==> flow/design.v <==
module alu_top(CLK, OP1, OP2, OPRN, OUT, ZERO);
	input CLK;
	input [31:0] OP1;
	input [31:0] OP2;
	input [5:0] OPRN;
	output [31:0] OUT;
	output ZERO;
	reg [31:0] op1_q, op2_q;
	reg [5:0] oprn_q;
	reg [31:0] out_q;
	reg zero_q;
	wire [31:0] alu_out;
	wire alu_zero;
	ALU alu_inst(alu_out, alu_zero, op1_q, op2_q, oprn_q);
	always @(posedge CLK) begin
		op1_q <= OP1;
		op2_q <= OP2;
		oprn_q <= OPRN;
		out_q <= alu_out;
		zero_q <= alu_zero;
	end
	assign OUT = out_q;
	assign ZERO = zero_q;
endmodule

`timescale 1ns/10ps
module mux(result, operand1, operand2, control);
	input operand1, operand2, control;
	output result;
	wire notwire, and1wire, and2wire;
	not not1(notwire, control);
	and and1(and1wire, operand1, notwire);
	and and2(and2wire, operand2, control);
	or or1(result, and1wire, and2wire);
endmodule
module mux26_2x1(result, operand1, operand2, control);
	input [25:0] operand1, operand2;
	input control;
	output [25:0] result;
	genvar i; generate
		for (i=0; i<26; i=i+1)begin : mux5_2x1_gen_loop
			mux m(result[i], operand1[i], operand2[i], control);
		end
	endgenerate
endmodule
module mux5_2x1(result, operand1, operand2, control);
	input [4:0] operand1, operand2;
	input control;
	output [4:0] result;
	genvar i; generate
		for (i=0; i<5; i=i+1)begin : mux5_2x1_gen_loop
			mux m(result[i], operand1[i], operand2[i], control);
		end
	endgenerate
endmodule
module mux32_2x1(result, operand1, operand2, control);
	input [31:0] operand1, operand2;
	input control;
	output [31:0] result;
	genvar i; generate
		for (i=0; i<32; i=i+1)begin : mux_gen_loop
			mux m(result[i], operand1[i], operand2[i], control);
		end
	endgenerate
endmodule
module mux64_2x1(result, operand1, operand2, control);
	input [63:0] operand1, operand2;
	input control;
	output [63:0] result;
	genvar i;
	generate
		for (i=0; i<64; i=i+1)
		begin : mux_gen_loop
			mux m(result[i], operand1[i], operand2[i], control);
		end
	endgenerate
endmodule
module mux32_4x1(result, operand1, operand2, operand3, operand4, control);
	input [31:0] operand1, operand2, operand3, operand4;
	input [1:0] control;
	output [31:0] result;
	wire [31:0] mux1Wire, mux2Wire;
	mux32_2x1 m1(.result(mux1Wire), .operand1(operand1), .operand2(operand2), .control(control[0]));
	mux32_2x1 m2(.result(mux2Wire), .operand1(operand3), .operand2(operand4), .control(control[0]));
	mux32_2x1 m3(.result(result), .operand1(mux1Wire), .operand2(mux2Wire), .control(control[1]));
endmodule
module mux32_8x1(result, operand1, operand2, operand3, operand4, 
	operand5, operand6, operand7, operand8, control);
	input [31:0] operand1, operand2, operand3, operand4, operand5, operand6, operand7, operand8;
	input [2:0] control;
	output [31:0] result;
	wire [31:0] mux1Wire, mux2Wire;
	mux32_4x1 m1(mux1Wire, operand1, operand2, operand3, operand4, control[1:0]);
	mux32_4x1 m2(mux2Wire, operand5, operand6, operand7, operand8, control[1:0]);
	mux32_2x1 m3(result, mux1Wire, mux2Wire, control[2]);
endmodule
module mux32_16x1(result, operand1, operand2, operand3, operand4, 
	operand5, operand6, operand7, operand8,
	operand9, operand10, operand11, operand12, 
	operand13, operand14, operand15, operand16, control);
	input [31:0] operand1, operand2, operand3, operand4, 
	operand5, operand6, operand7, operand8, 
	operand9, operand10, operand11, operand12, 
	operand13, operand14, operand15, operand16;
	input [3:0] control;
	output [31:0] result;
	wire [31:0] mux1Wire, mux2Wire;
	mux32_8x1 m1(.result(mux1Wire), .operand1(operand1), .operand2(operand2), .operand3(operand3), 
		.operand4(operand4), .operand5(operand5), .operand6(operand6), .operand7(operand7), 
		.operand8(operand8), .control(control[2:0]));
	mux32_8x1 m2(.result(mux2Wire), .operand1(operand9), .operand2(operand10), .operand3(operand11), 
		.operand4(operand12), .operand5(operand13), .operand6(operand14), .operand7(operand15), 
		.operand8(operand16), .control(control[2:0]));
	mux32_2x1 m3(.result(result), .operand1(mux1Wire), .operand2(mux2Wire), .control(control[3]));
endmodule
module mux32_32x1(result, d0, d1, d2, d3, d4, d5, d6, d7, d8, d9, d10, d11, d12, d13, d14, d15, 
	d16, d17, d18, d19, d20, d21, d22, d23, d24, d25, d26, d27, d28, d29, d30, d31, control);
	input [31:0] d0, d1, d2, d3, d4, d5, d6, d7, d8, d9, d10, d11, d12, d13, d14, d15, 
	d16, d17, d18, d19, d20, d21, d22, d23, d24, d25, d26, d27, d28, d29, d30, d31;
	input [4:0] control;
	output [31:0] result;
	wire [31:0] mux1Wire, mux2Wire;
	mux32_16x1 m1(mux1Wire, d0, d1, d2, d3, d4, d5, d6, d7, 
		d8, d9, d10, d11, d12, d13, d14, d15, control[3:0]);
	mux32_16x1 m2(mux2Wire, d16, d17, d18, d19, d20, d21, d22, d23, 
		d24, d25, d26, d27, d28, d29, d30, d31, control[3:0]);
	mux32_2x1 m3(result, mux1Wire, mux2Wire, control[4]);
endmodule
module twosComplement(result, operand);
	input [31:0] operand;
	output [31:0] result;
	wire [31:0] notwire;
	wire notNeeded;
	wire add = 1'b0;
	wire [31:0] uno = 32'b1;
	genvar i;
	for (i=0; i<32; i=i+1) begin : logic_loop
		not not1(notwire[i], operand[i]);
	end
	rc_add_sub_32 rc(result, notNeeded, notwire, uno, add);
endmodule
module twosComplement64(result, operand);
	input [63:0] operand;
	output [63:0] result;
	wire [63:0] notwire;
	wire notNeeded;
	wire add = 1'b0;
	wire [63:0] uno = 64'b1;
	genvar i;
	for (i=0; i<64; i=i+1) begin : logic_loop
		not not1(notwire[i], operand[i]);
	end
	rc_add_sub_64 rc(result, notNeeded, notwire, uno, add);
endmodule
module buf32(result, operand);
	input [31:0] operand;
	output [31:0] result;
	genvar i;
	for (i=0; i<32; i=i+1) begin : logic_loop
		buf nb(result[i], operand[i]);
	end
endmodule
module lineDecoder2to4(d, b);
	input [1:0] b;
	output [3:0] d;
	wire [1:0] bundle;
	not n0(bundle[0], b[0]);
	not n1(bundle[1], b[1]);
	and a0(d[0], bundle[0], bundle[1]);
	and a1(d[1], bundle[1], b[0]);
	and a2(d[2], b[1], bundle[0]);
	and a3(d[3], b[1], b[0]);
endmodule
module lineDecoder3to8(d, b);
	input [2:0] b;
	output [7:0] d;
	wire [4:0] bundle;
	lineDecoder2to4 l(bundle[3:0], b[1:0]);
	not n0(bundle[4], b[2]);
	genvar i;
	for (i=0; i<4; i=i+1) begin : logic_loop
		and a1(d[i], bundle[i], bundle[4]);
		and a2(d[i+4], bundle[i], b[2]);
	end
endmodule
module lineDecoder4to16(d, b);
	input [3:0] b;
	output [15:0] d;
	wire [8:0] bundle;
	lineDecoder3to8 l(bundle[7:0], b[2:0]);
	not n0(bundle[8], b[3]);
	genvar i;
	for (i=0; i<8; i=i+1) begin : logic_loop
		and a1(d[i], bundle[i], bundle[8]);
		and a2(d[i+8], bundle[i], b[3]);
	end
endmodule
module lineDecoder5to32(d, b);
	input [4:0] b;
	output [31:0] d;
	wire [16:0] bundle;
	lineDecoder4to16 l(bundle[15:0], b[3:0]);
	not n0(bundle[16], b[4]);
	genvar i;
	for (i=0; i<16; i=i+1) begin : logic_loop
		and a1(d[i], bundle[i], bundle[16]);
		and a2(d[i+16], bundle[i], b[4]);
	end
endmodule
module nor32(result, operand1, operand2);
	input [31:0] operand1, operand2;
	output [31:0] result;
	genvar i;
	generate
		for (i=0; i<32; i=i+1)
		begin : nor32_loop
			nor nor1(result[i], operand1[i], operand2[i]);
		end
	endgenerate
endmodule
module and32(result, operand1, operand2);
	input [31:0] operand1, operand2;
	output [31:0] result;
	genvar i;
	generate
		for (i=0; i<32; i=i+1)
		begin : and32_loop
			and a1(result[i], operand1[i], operand2[i]);
		end
	endgenerate
endmodule
module inv32(result, operand);
	input [31:0] operand;
	output [31:0] result;
	genvar i;
	generate
		for (i=0; i<32; i=i+1)
		begin : inv32_loop
			not not1(result[i], operand[i]);
		end
	endgenerate
endmodule
module or31x1(result, operand);
	input [31:0] operand;
	wire [29:0] orWire; 
	output result;
	or o0(orWire[0], operand[0], operand[1]);
	or o1(orWire[1], orWire[0], operand[2]);
	or o2(orWire[2], orWire[1], operand[3]);
	or o3(orWire[3], orWire[2], operand[4]);
	or o4(orWire[4], orWire[3], operand[5]);
	or o5(orWire[5], orWire[4], operand[6]);
	or o6(orWire[6], orWire[5], operand[7]);
	or o7(orWire[7], orWire[6], operand[8]);
	or o8(orWire[8], orWire[7], operand[9]);
	or o9(orWire[9], orWire[8], operand[10]);
	or o10(orWire[10], orWire[9], operand[11]);
	or o11(orWire[11], orWire[10], operand[12]);
	or o12(orWire[12], orWire[11], operand[13]);
	or o13(orWire[13], orWire[12], operand[14]);
	or o14(orWire[14], orWire[13], operand[15]);
	or o15(orWire[15], orWire[14], operand[16]);
	or o16(orWire[16], orWire[15], operand[17]);
	or o17(orWire[17], orWire[16], operand[18]);
	or o18(orWire[18], orWire[17], operand[19]);
	or o19(orWire[19], orWire[18], operand[20]);
	or o20(orWire[20], orWire[19], operand[21]);
	or o21(orWire[21], orWire[20], operand[22]);
	or o22(orWire[22], orWire[21], operand[23]);
	or o23(orWire[23], orWire[22], operand[24]);
	or o24(orWire[24], orWire[23], operand[25]);
	or o25(orWire[25], orWire[24], operand[26]);
	or o26(orWire[26], orWire[25], operand[27]);
	or o27(orWire[27], orWire[26], operand[28]);
	or o28(orWire[28], orWire[27], operand[29]);
	or o29(orWire[29], orWire[28], operand[30]);
	or o30(result, orWire[29], operand[31]);
endmodule
module or32(result, operand1, operand2);
	input [31:0] operand1, operand2;
	output [31:0] result;
	wire [31:0] norWire;
	nor32 n1(norWire, operand1, operand2);
	inv32 i1(result, norWire);
endmodule
module rc_add_sub_32(result, carryOut, operand1, operand2, subtractNotAdd);
	input [31:0] operand1, operand2;
	input subtractNotAdd;
	output [31:0] result;
	output carryOut;
	wire [31:0] xorProduct;
	wire [31:0] wireNext;
	genvar i;
	generate
		for (i=0; i<32; i=i+1) begin : rc_add_sub_32_loop
			xor xor_inst(xorProduct[i], subtractNotAdd, operand2[i]);
			if(i!=0 && i!=31) begin
				full_adder fa(result[i], wireNext[i],
					operand1[i], xorProduct[i], wireNext[i-1]);
			end else if(i==0) begin
				full_adder fa(result[i], wireNext[i],
					operand1[i], xorProduct[i], subtractNotAdd);
			end else if(i==31) begin
				full_adder fa(result[i], carryOut,
					operand1[i], xorProduct[i], wireNext[i-1]);
			end
		end
	endgenerate
endmodule
module rc_add_sub_64(r, c, o, p, sNa);
	input [63:0] o, p;
	input sNa;
	output [63:0] r;
	output c;
	wire [63:0] xorProduct, wireNext;
	genvar i;
	generate
		for (i=0; i<64; i=i+1) begin : rc_add_sub_64_loop
			xor xor_inst(xorProduct[i], sNa, p[i]);
			if(i!=0 && i!=63) begin
				full_adder fa(r[i], wireNext[i], o[i], xorProduct[i], wireNext[i-1]);
			end else if(i==0) begin
				full_adder fa(r[i], wireNext[i], o[i], xorProduct[i], sNa);
			end else if(i==63) begin
				full_adder fa(r[i], c, o[i], xorProduct[i], wireNext[i-1]);
			end
		end
	endgenerate
endmodule
module full_adder(s, co, o, p, ci);
	input o, p, ci;
	output s, co;
	wire HA1sum, HA1carry, HA2carry;
	half_adder h1(HA1sum, HA1carry, o, p);
	half_adder h2(s, HA2carry, HA1sum, ci);
	or orI(co, HA1carry, HA2carry);
endmodule
module half_adder(s, c, o, p);
	input o, p;
	output s, c;
	xor i(s, o, p);
	and j(c, o, p);
endmodule
`timescale 1ns/10ps
module barrel_shifter(result, operand, shift, leftNotRight);
	input [31:0] operand;
	input [31:0] shift;
	input leftNotRight;
	output [31:0] result;
	wire [31:0] shiftOut0, shiftOut1, muxOut;
	wire orResult;
	right_shifter rs(.result(shiftOut0), .operand(operand), .shift(shift[4:0]));
	left_shifter ls(.result(shiftOut1), .operand(operand), .shift(shift[4:0]));
	mux32_2x1 m(.result(muxOut), .operand1(shiftOut0), 
		.operand2(shiftOut1), .control(leftNotRight));
	or31x1 or1(orResult, {5'b0,{shift[31:5]}});
	mux32_2x1 m1(.result(result), .operand1(muxOut), 
		.operand2(0), .control(orResult));
endmodule
module left_shifter(result, operand, shift);
	input [31:0] operand;
	input [4:0] shift;
	output [31:0] result;
	wire mOut [3:0][31:0];
	genvar i, m, j, k;
	generate
		for (i=0; i<=31; i=i+1)
		begin : input_mux_gen_loop_
			if(i>0) begin
				mux m1(.result(mOut[0][i]), .operand1(operand[i]), .operand2(operand[i-1]), .control(shift[0]));
			end else begin
				mux m2(.result(mOut[0][i]), .operand1(operand[i]), .operand2(1'b0), .control(shift[0]));
			end
		end
		for (m=0; m<3; m=m+1)
		begin : inner_col_mux_gen_loop_
			for (k=0; k<=31; k=k+1)
			begin : inner_mux_gen_loop_
				if(k>=2**(m+1)) begin
					mux m3(.result(mOut[m+1][k]), .operand1(mOut[m][k]), .operand2(mOut[m][k-2**(m+1)]), .control(shift[m+1]));
				end else begin
					mux m4(.result(mOut[m+1][k]), .operand1(mOut[m][k]), .operand2(1'b0), .control(shift[m+1]));
				end
			end
		end
		for (j=0; j<=31; j=j+1)
		begin : result_mux_gen_loop_
			if(j>=16) begin
				mux m5(.result(result[j]), .operand1(mOut[3][j]), .operand2(mOut[3][j-16]), .control(shift[4]));
			end else begin
				mux m6(.result(result[j]), .operand1(mOut[3][j]), .operand2(1'b0), .control(shift[4]));
			end
		end
	endgenerate
endmodule
module right_shifter(result, operand, shift);
	input [31:0] operand;
	input [4:0] shift;
	output [31:0] result;
	wire mOut [3:0][31:0];
	genvar i, m, j, k;
	generate
		for (i=0; i<=31; i=i+1)
		begin : input_mux_gen_loop_
			if(i<31) begin
				mux m1(.result(mOut[0][i]), .operand1(operand[i]), .operand2(operand[i+1]), .control(shift[0]));
			end else begin
				mux m2(.result(mOut[0][i]), .operand1(operand[i]), .operand2(1'b0), .control(shift[0]));
			end
		end
		for (m=0; m<3; m=m+1)
		begin : inner_col_mux_gen_loop_
			for (k=0; k<=31; k=k+1)
			begin : inner_mux_gen_loop_
				if(k<32-2**(m+1)) begin
					mux m3(.result(mOut[m+1][k]), .operand1(mOut[m][k]), .operand2(mOut[m][k+2**(m+1)]), .control(shift[m+1]));
				end else begin
					mux m4(.result(mOut[m+1][k]), .operand1(mOut[m][k]), .operand2(1'b0), .control(shift[m+1]));
				end
			end
		end
		for (j=0; j<=31; j=j+1)
		begin : result_mux_gen_loop_
			if(j<16) begin
				mux m5(.result(result[j]), .operand1(mOut[3][j]), .operand2(mOut[3][j+16]), .control(shift[4]));
			end else begin
				mux m6(.result(result[j]), .operand1(mOut[3][j]), .operand2(1'b0), .control(shift[4]));
			end
		end
	endgenerate
endmodule
module mult_32Bit_Unsigned(resultHigh, resultLow, multiplicand, multiplier);
	input [31:0] multiplicand, multiplier;
	output [31:0] resultHigh, resultLow;
	wire cOut [31:0];
	wire [31:0] op2Wire [31:0];
	and32 an(op2Wire[0], multiplicand, {32{multiplier[0]}});
	buf b2(cOut[0], 1'b0);
	buf b(resultLow[0], op2Wire[0][0]);
	genvar j;
	generate
		for (j=1; j<32; j=j+1) begin : loop_
			wire [31:0] op1Wire;
			and32 an(op1Wire, multiplicand, {32{multiplier[j]}});
			rc_add_sub_32 ad(op2Wire[j], cOut[j], op1Wire, {cOut[j-1],{op2Wire[j-1][31:1]}}, 1'b0);
			buf b(resultLow[j], op2Wire[j][0]);
		end
	endgenerate
	buf32 b4(resultHigh, {cOut[31],{op2Wire[31][31:1]}});
endmodule
module mult(resultHigh, resultLow, multiplicand, multiplier);
	input [31:0] multiplicand, multiplier;
	output [31:0] resultHigh, resultLow;
	wire [31:0] bundle [3:0];
	wire [63:0] unsignedWire, twosOutm, muxOut;
	wire xorGate;
	xor o(xorGate, multiplicand[31], multiplier[31]);
	twosComplement t1(bundle[0], multiplicand);
	mux32_2x1 m1(bundle[1], multiplicand, bundle[0], multiplicand[31]);
	twosComplement t2(bundle[2], multiplier);
	mux32_2x1 m2(bundle[3], multiplier, bundle[2], multiplier[31]);
	mult_32Bit_Unsigned mul(unsignedWire[63:32], unsignedWire[31:0], bundle[1], bundle[3]);
	twosComplement64 t3(twosOutm, unsignedWire);
	mux64_2x1 m3(muxOut, unsignedWire, twosOutm, xorGate);
	buf32 b1(resultLow, muxOut[31:0]);
	buf32 b2(resultHigh, muxOut[63:32]);
endmodule
`timescale 1ns/10ps
module ALU(OUT, ZERO, OP1, OP2, OPRN);
	input [(32 -1):0] OP1;  
	input [(32 -1):0] OP2;  
	input [(6 -1):0] OPRN;  
	output [(32 -1):0] OUT;  
	output ZERO;
	wire [31:0] addSubWire;
	wire [31:0] shftWire;
	wire [31:0] mulWire;
	wire [31:0] andWire;
	wire [31:0] orWire;
	wire [31:0] norWire;
	wire [31:0] nullWire;
	wire carryWire;
	wire nonZero;
	wire [31:0] muxWire;
	wire lnr;
	wire andADDWire;
	wire orADDWire;
	and andADD(andADDWire, OPRN[0], OPRN[3]);
	rc_add_sub_32 addSub(.result(addSubWire), .carryOut(carryWire), .operand1(OP1), .operand2(OP2), .subtractNotAdd(OPRN[1])); 
	mult mult_32Bit_Signed(.resultHigh(nullWire), .resultLow(mulWire), .multiplicand(OP1), .multiplier(OP2));
	not lnrNOT(lnr, OPRN[0]);
	barrel_shifter b1(shftWire, OP1, OP2, lnr);
	nor32 n1(.result(norWire), .operand1(OP1), .operand2(OP2));
	or32 o1(.result(orWire), .operand1(OP1), .operand2(OP2));
	and32 a1(.result(andWire), .operand1(OP1), .operand2(OP2));
	mux32_16x1 m1(muxWire, addSubWire, addSubWire, addSubWire, mulWire, 
		shftWire, shftWire, andWire, orWire, 
		norWire, addSubWire, addSubWire, addSubWire, 
		addSubWire, addSubWire, addSubWire, 
		addSubWire, OPRN[3:0]);
	or31x1 or1(nonZero, muxWire);
	not zeroNOT(ZERO, nonZero);
	buf32 bbb(OUT, muxWire);
endmodule
Reports on alu_top

Tool output for the design above, in the order of the flow.
Lines are those of the file above, counted from 1.
Operators carry their Yosys type and port widths (W data, S select, Z words).
Cell names lack the library's common part.
The mark n/a stands for no value.

Top module: alu_top
Clock: CLK
Library: sky130hd
Timing corner: tt_025C_1v80

Elaborated design

Counts by Yosys on the flattened word-level netlist (proc, flatten, opt, wreduce). Print and check cells are left out. Cells with the same type and inputs are merged into one.

Flip-flop bits (word level): 101
Bits in latches: 0
Bits in writable memories: 0
Memory bits (read-only): 0
Word width x clocked read ports: 0
Memory cells: 0
Input port bits: 71
Output and inout port bits: 33
Cells after elaboration: 5,667

$add $sub $neg: 0
Multipliers: 0
Divide/modulo/power cells: 0
Order comparisons: 0
Eq/ne operators: 0
Shift-type cells: 0
Muxes and demuxes: 0
Bitwise operators: 5,662
Reductions and logical operators: 0

Operator list:

| kind          | count |
| $and A1 B1 Y1 | 3,053 |
| $or A1 B1 Y1  | 1,323 |
| $xor A1 B1 Y1 | 1,151 |
| $not A1 Y1    | 135 |

Logic depth

Depth = most cells in a row (Yosys ltp): at word level without a register or memory, in the mapped netlist without a sequential cell, where the memories' decode and read muxes count.

Depth in word-level cells: 139
ABC_AREA: 1
Mapped depth: 143
Gate-level depth less buffers: 139

Netlist

Source: synth_stat.txt of the flow (Yosys; design flattened, memories mapped). It holds for the ABC_AREA given above (unset counts as 0); a run with the other value may have another netlist.

Standard cells after synthesis: 3,196
Mapped area: 23,935.5 sq um
Sequential part of the area: 2,021.9 sq um
Flip-flop cells: 101
Buffers: 199

Cells by type:

| type     | count | area in all (sq um) |
| fa_1     | 465   | 9.31E+03 |
| nand2_1  | 1,026 | 3.85E+03 |
| dfxtp_1  | 101   | 2.02E+03 |
| ha_1     | 125   | 1,564 |
| nand3_1  | 247   | 1.24E+03 |
| nor2_1   | 286   | 1,073.53 |
| inv_1    | 265   | 994.704 |
| a21oi_1  | 149   | 745.715 |
| o21ai_0  | 120   | 600.576 |
| clkbuf_1 | 111   | 416.65 |
| xor2_1   | 37    | 324.061 |
| o211ai_1 | 42    | 315.302 |
| buf_2    | 38    | 190.182 |
| o21ai_4  | 10    | 162.656 |
| o21ai_2  | 16    | 140.134 |
| buf_6    | 11    | 123.869 |
| xnor2_1  | 14    | 122.618 |
| buf_1    | 32    | 120.115 |

Not listed: further types 21, cells in them 101.

Timing after synthesis

Source: OpenSTA report_checks on the synthesized netlist (no wires, ideal clock, input and output delay 20% of the period each), path of least setup slack; recovery checks are left aside. Register names are those of the netlist, which keeps one name where synthesis merged equal registers.

Path kind: register -> register
Start: register op2_q[1]
End: register zero_q
Period: 29.5 ns
Setup time: 0.110 ns
Launch time at the first pin: 0.000 ns
Data arrival time: 28.671 ns
Data required time: 29.390 ns
Path slack: 0.719 ns
Delay of the path: 28.781 ns
Driving pins on the path: 88
Buffers on the path: 5
Synthesis period reached: 28.781 ns

"delay of the path" is the arrival time less input delay plus setup time.
"driving pins on the path": output pins that drive a net of the path, with the launching flip-flop's if there is one; two outputs of one cell count as two.
"synthesis period reached" = period - worst setup slack (recovery checks aside). The figure is calculated, with input and output delays left at 20% of the set period.
The rows between start and end are the longest chain of elaborated cells between them; the timing report does not say that the signal goes this way. Where chains are equally long, one stands for them.
A line is the first line of the expression or statement that the cell stems from. Yosys adds cells for indexed reads and writes and turns some case tables into memories.

Cell sequence: dfxtp_1 -> buf_2 -> inv_2 -> buf_2 -> buf_2 -> ha_1 -> nand2_1 -> o21ai_1 -> clkbuf_1 -> buf_1 -> nand2_1 -> fa_1 -> fa_1 -> fa_1 -> inv_1 -> fa_1 -> inv_1 -> fa_1 -> (+52 left out) -> fa_1 -> inv_1 -> fa_1 -> ha_1 -> inv_1 -> ha_1 -> nor2_1 -> xnor2_1 -> xor2_1 -> inv_1 -> nand3_1 -> nand2_1 -> nand2_1 -> nand3_1 -> nand2_1 -> nand2_1 -> nand2_1 -> nor2_2
Cells in the longest elaborated chain: 138
Elaborated cells on any way between the ends: 4,857
Classes of those cells: logic: 4857

Ends and longest elaborated chain, post-synthesis:

| what            | line | text |
| from (decl)     | 8    | `reg [31:0] op1_q, op2_q;` |
| from (assign)   | 17   | `op2_q <= OP2;` |
| $not A1 Y1      | 138  | `not not1(notwire[i], operand[i]);` |
| $xor A1 B1 Y1   | 341  | `xor i(s, o, p);` |
| $and A1 B1 Y1   | 33   | `and and2(and2wire, operand2, control);` |
| $or A1 B1 Y1    | 34   | `or or1(result, and1wire, and2wire);` |
| $and A1 B1 Y1   | 228  | `and a1(result[i], operand1[i], operand2[i]);` |
| $xor A1 B1 Y1   | 341  |  |
| $and A1 B1 Y1   | 342  | `and j(c, o, p);` |
| (+124 left out) | n/a  |  |
| $or A1 B1 Y1    | 34   |  |
| $and A1 B1 Y1   | 32   | `and and1(and1wire, operand1, notwire);` |
| $or A1 B1 Y1    | 34   |  |
| $and A1 B1 Y1   | 32   |  |
| $or A1 B1 Y1    | 34   |  |
| $or A1 B1 Y1    | 277  | `or o30(result, orWire[29], operand[31]);` |
| $not A1 Y1      | 502  | `not zeroNOT(ZERO, nonZero);` |
| to (assign)     | 20   | `zero_q <= alu_zero;` |
| to (decl)       | 11   | `reg zero_q;` |

Nets of the timed path that keep an RTL name, with a line that drives or declares them; the list need not be complete.

Nets with RTL names, path post-synthesis:

| net                                      | line |
| alu_inst.m1.m3.mux_gen_loop[31].m.result | 34 |

Worst path after layout

Path of least setup slack in the final report of record 2 (OpenROAD, finished layout, wires in). Where an end is a register, its clock arrival counts in the times.

Path kind: register -> register
Start: register op1_q[0]
End: register zero_q
Period: 25.0 ns
Setup time: 0.10 ns
Launch time at the first pin: 0.39 ns
Data arrival time: 28.99 ns
Data required time: 25.29 ns
Path slack: -3.70 ns
Driving pins on the path: 88
Buffers on the path: 2

The rows between start and end are the longest chain of elaborated cells between them; the timing report does not say that the signal goes this way. Where chains are equally long, one stands for them.

Cell sequence: dfxtp_4 -> clkinvlp_4 -> buf_12 -> ha_4 -> nand2_2 -> o21ai_4 -> inv_4 -> buf_12 -> nor2_4 -> ha_2 -> inv_2 -> fa_2 -> fa_2 -> fa_2 -> fa_2 -> fa_2 -> fa_2 -> fa_2 -> (+52 left out) -> fa_1 -> inv_2 -> fa_1 -> ha_4 -> inv_2 -> ha_4 -> nor2_4 -> xnor2_2 -> xor2_2 -> inv_1 -> nand3_2 -> nand2_1 -> nand2_1 -> nand3_2 -> nand2_1 -> nand2_1 -> nand2_2 -> nor2_2
Cells in the longest elaborated chain: 139
Elaborated cells on any way between the ends: 4,337
Classes of those cells: logic: 4337

Ends and longest elaborated chain, post-layout:

| what            | line | text |
| from (decl)     | 8    | `reg [31:0] op1_q, op2_q;` |
| from (assign)   | 16   | `op1_q <= OP1;` |
| $not A1 Y1      | 138  | `not not1(notwire[i], operand[i]);` |
| $and A1 B1 Y1   | 342  | `and j(c, o, p);` |
| $xor A1 B1 Y1   | 341  | `xor i(s, o, p);` |
| $and A1 B1 Y1   | 33   | `and and2(and2wire, operand2, control);` |
| $or A1 B1 Y1    | 34   | `or or1(result, and1wire, and2wire);` |
| $and A1 B1 Y1   | 228  | `and a1(result[i], operand1[i], operand2[i]);` |
| $xor A1 B1 Y1   | 341  |  |
| (+125 left out) | n/a  |  |
| $or A1 B1 Y1    | 34   |  |
| $and A1 B1 Y1   | 32   | `and and1(and1wire, operand1, notwire);` |
| $or A1 B1 Y1    | 34   |  |
| $and A1 B1 Y1   | 32   |  |
| $or A1 B1 Y1    | 34   |  |
| $or A1 B1 Y1    | 277  | `or o30(result, orWire[29], operand[31]);` |
| $not A1 Y1      | 502  | `not zeroNOT(ZERO, nonZero);` |
| to (assign)     | 20   | `zero_q <= alu_zero;` |
| to (decl)       | 11   | `reg zero_q;` |

Nets of the timed path that keep an RTL name, with a line that drives or declares them; the list need not be complete.

Nets with RTL names, path post-layout:

| net                                      | line |
| alu_inst.m1.m3.mux_gen_loop[31].m.result | 34 |

Add stored flow runs of alu_top

Stored flow runs of alu_top (4 of them; Yosys, OpenROAD, sky130hd). They differ in their settings and are not a sequence. Constraints: input delay and output delay 20% of the set period each, output load 0.01 pF.
"achieved clock period" is the run's clock period less its worst setup slack. It is reckoned from that one timing run; input and output delays stay at 20% of the period that was set.
A setting shown as n/a is not set for that run.
Results: n/a = not shown.

| name                                     | record 1 | record 2 | record 3 | record 4 |
| ABC_AREA                                 | 1        | 1        | 0        | n/a      |
| CAP_MARGIN                               | 25       | 20       | 20       | 20       |
| CELL_PAD_IN_SITES_DETAIL_PLACEMENT       | 2        | n/a      | n/a      | n/a      |
| CORE_UTILIZATION                         | 35       | 40       | 71       | 40       |
| GPL_ROUTABILITY_DRIVEN                   | 0        | 0        | 0        | n/a      |
| GPL_TIMING_DRIVEN                        | 1        | 0        | n/a      | n/a      |
| MIN_ROUTING_LAYER                        | met1     | met1     | met2     | n/a      |
| PLACE_DENSITY                            | 0.73     | n/a      | n/a      | n/a      |
| SETUP_SLACK_MARGIN                       | 5.0      | 3.43     | 4.61     | 4.03     |
| period_ns                                | 41.0     | 25.0     | 17.4     | 29.0     |
| CORE_MARGIN                              | 2        | 6        | 2        | 2        |
| SLEW_MARGIN                              | 20       | 20       | 20       | 20       |
| CELL_PAD_IN_SITES_GLOBAL_PLACEMENT       | n/a      | 1        | n/a      | n/a      |
| CTS_CLUSTER_SIZE                         | n/a      | 74       | n/a      | n/a      |
| HOLD_SLACK_MARGIN                        | n/a      | 0.29     | n/a      | n/a      |
| PLACE_DENSITY_LB_ADDON                   | n/a      | 0.18     | n/a      | n/a      |
| TNS_END_PERCENT                          | n/a      | 85       | n/a      | n/a      |
| CTS_CLUSTER_DIAMETER                     | n/a      | n/a      | 370      | n/a      |
| chip area in the Yosys report (sq um)    | n/a      | 23,935.5 | n/a      | 23,314.9 |
| overall die area (sq um)                 | n/a      | 65,853.8 | n/a      | 60,233.4 |
| standard-cell area after routing (sq um) | n/a      | 28,029.4 | n/a      | 26,605.5 |
| worst slack on setup checks (ns)         | n/a      | -3.697   | n/a      | 0.320    |
| smallest hold slack (ns)                 | n/a      | 0.714    | n/a      | 0.887    |
| achieved clock period (ns)               | n/a      | 28.697   | n/a      | 28.680   |

Record 1: did not finish, routing stopped with GRT-0116
Record 3: did not finish, routing stopped with GRT-0116
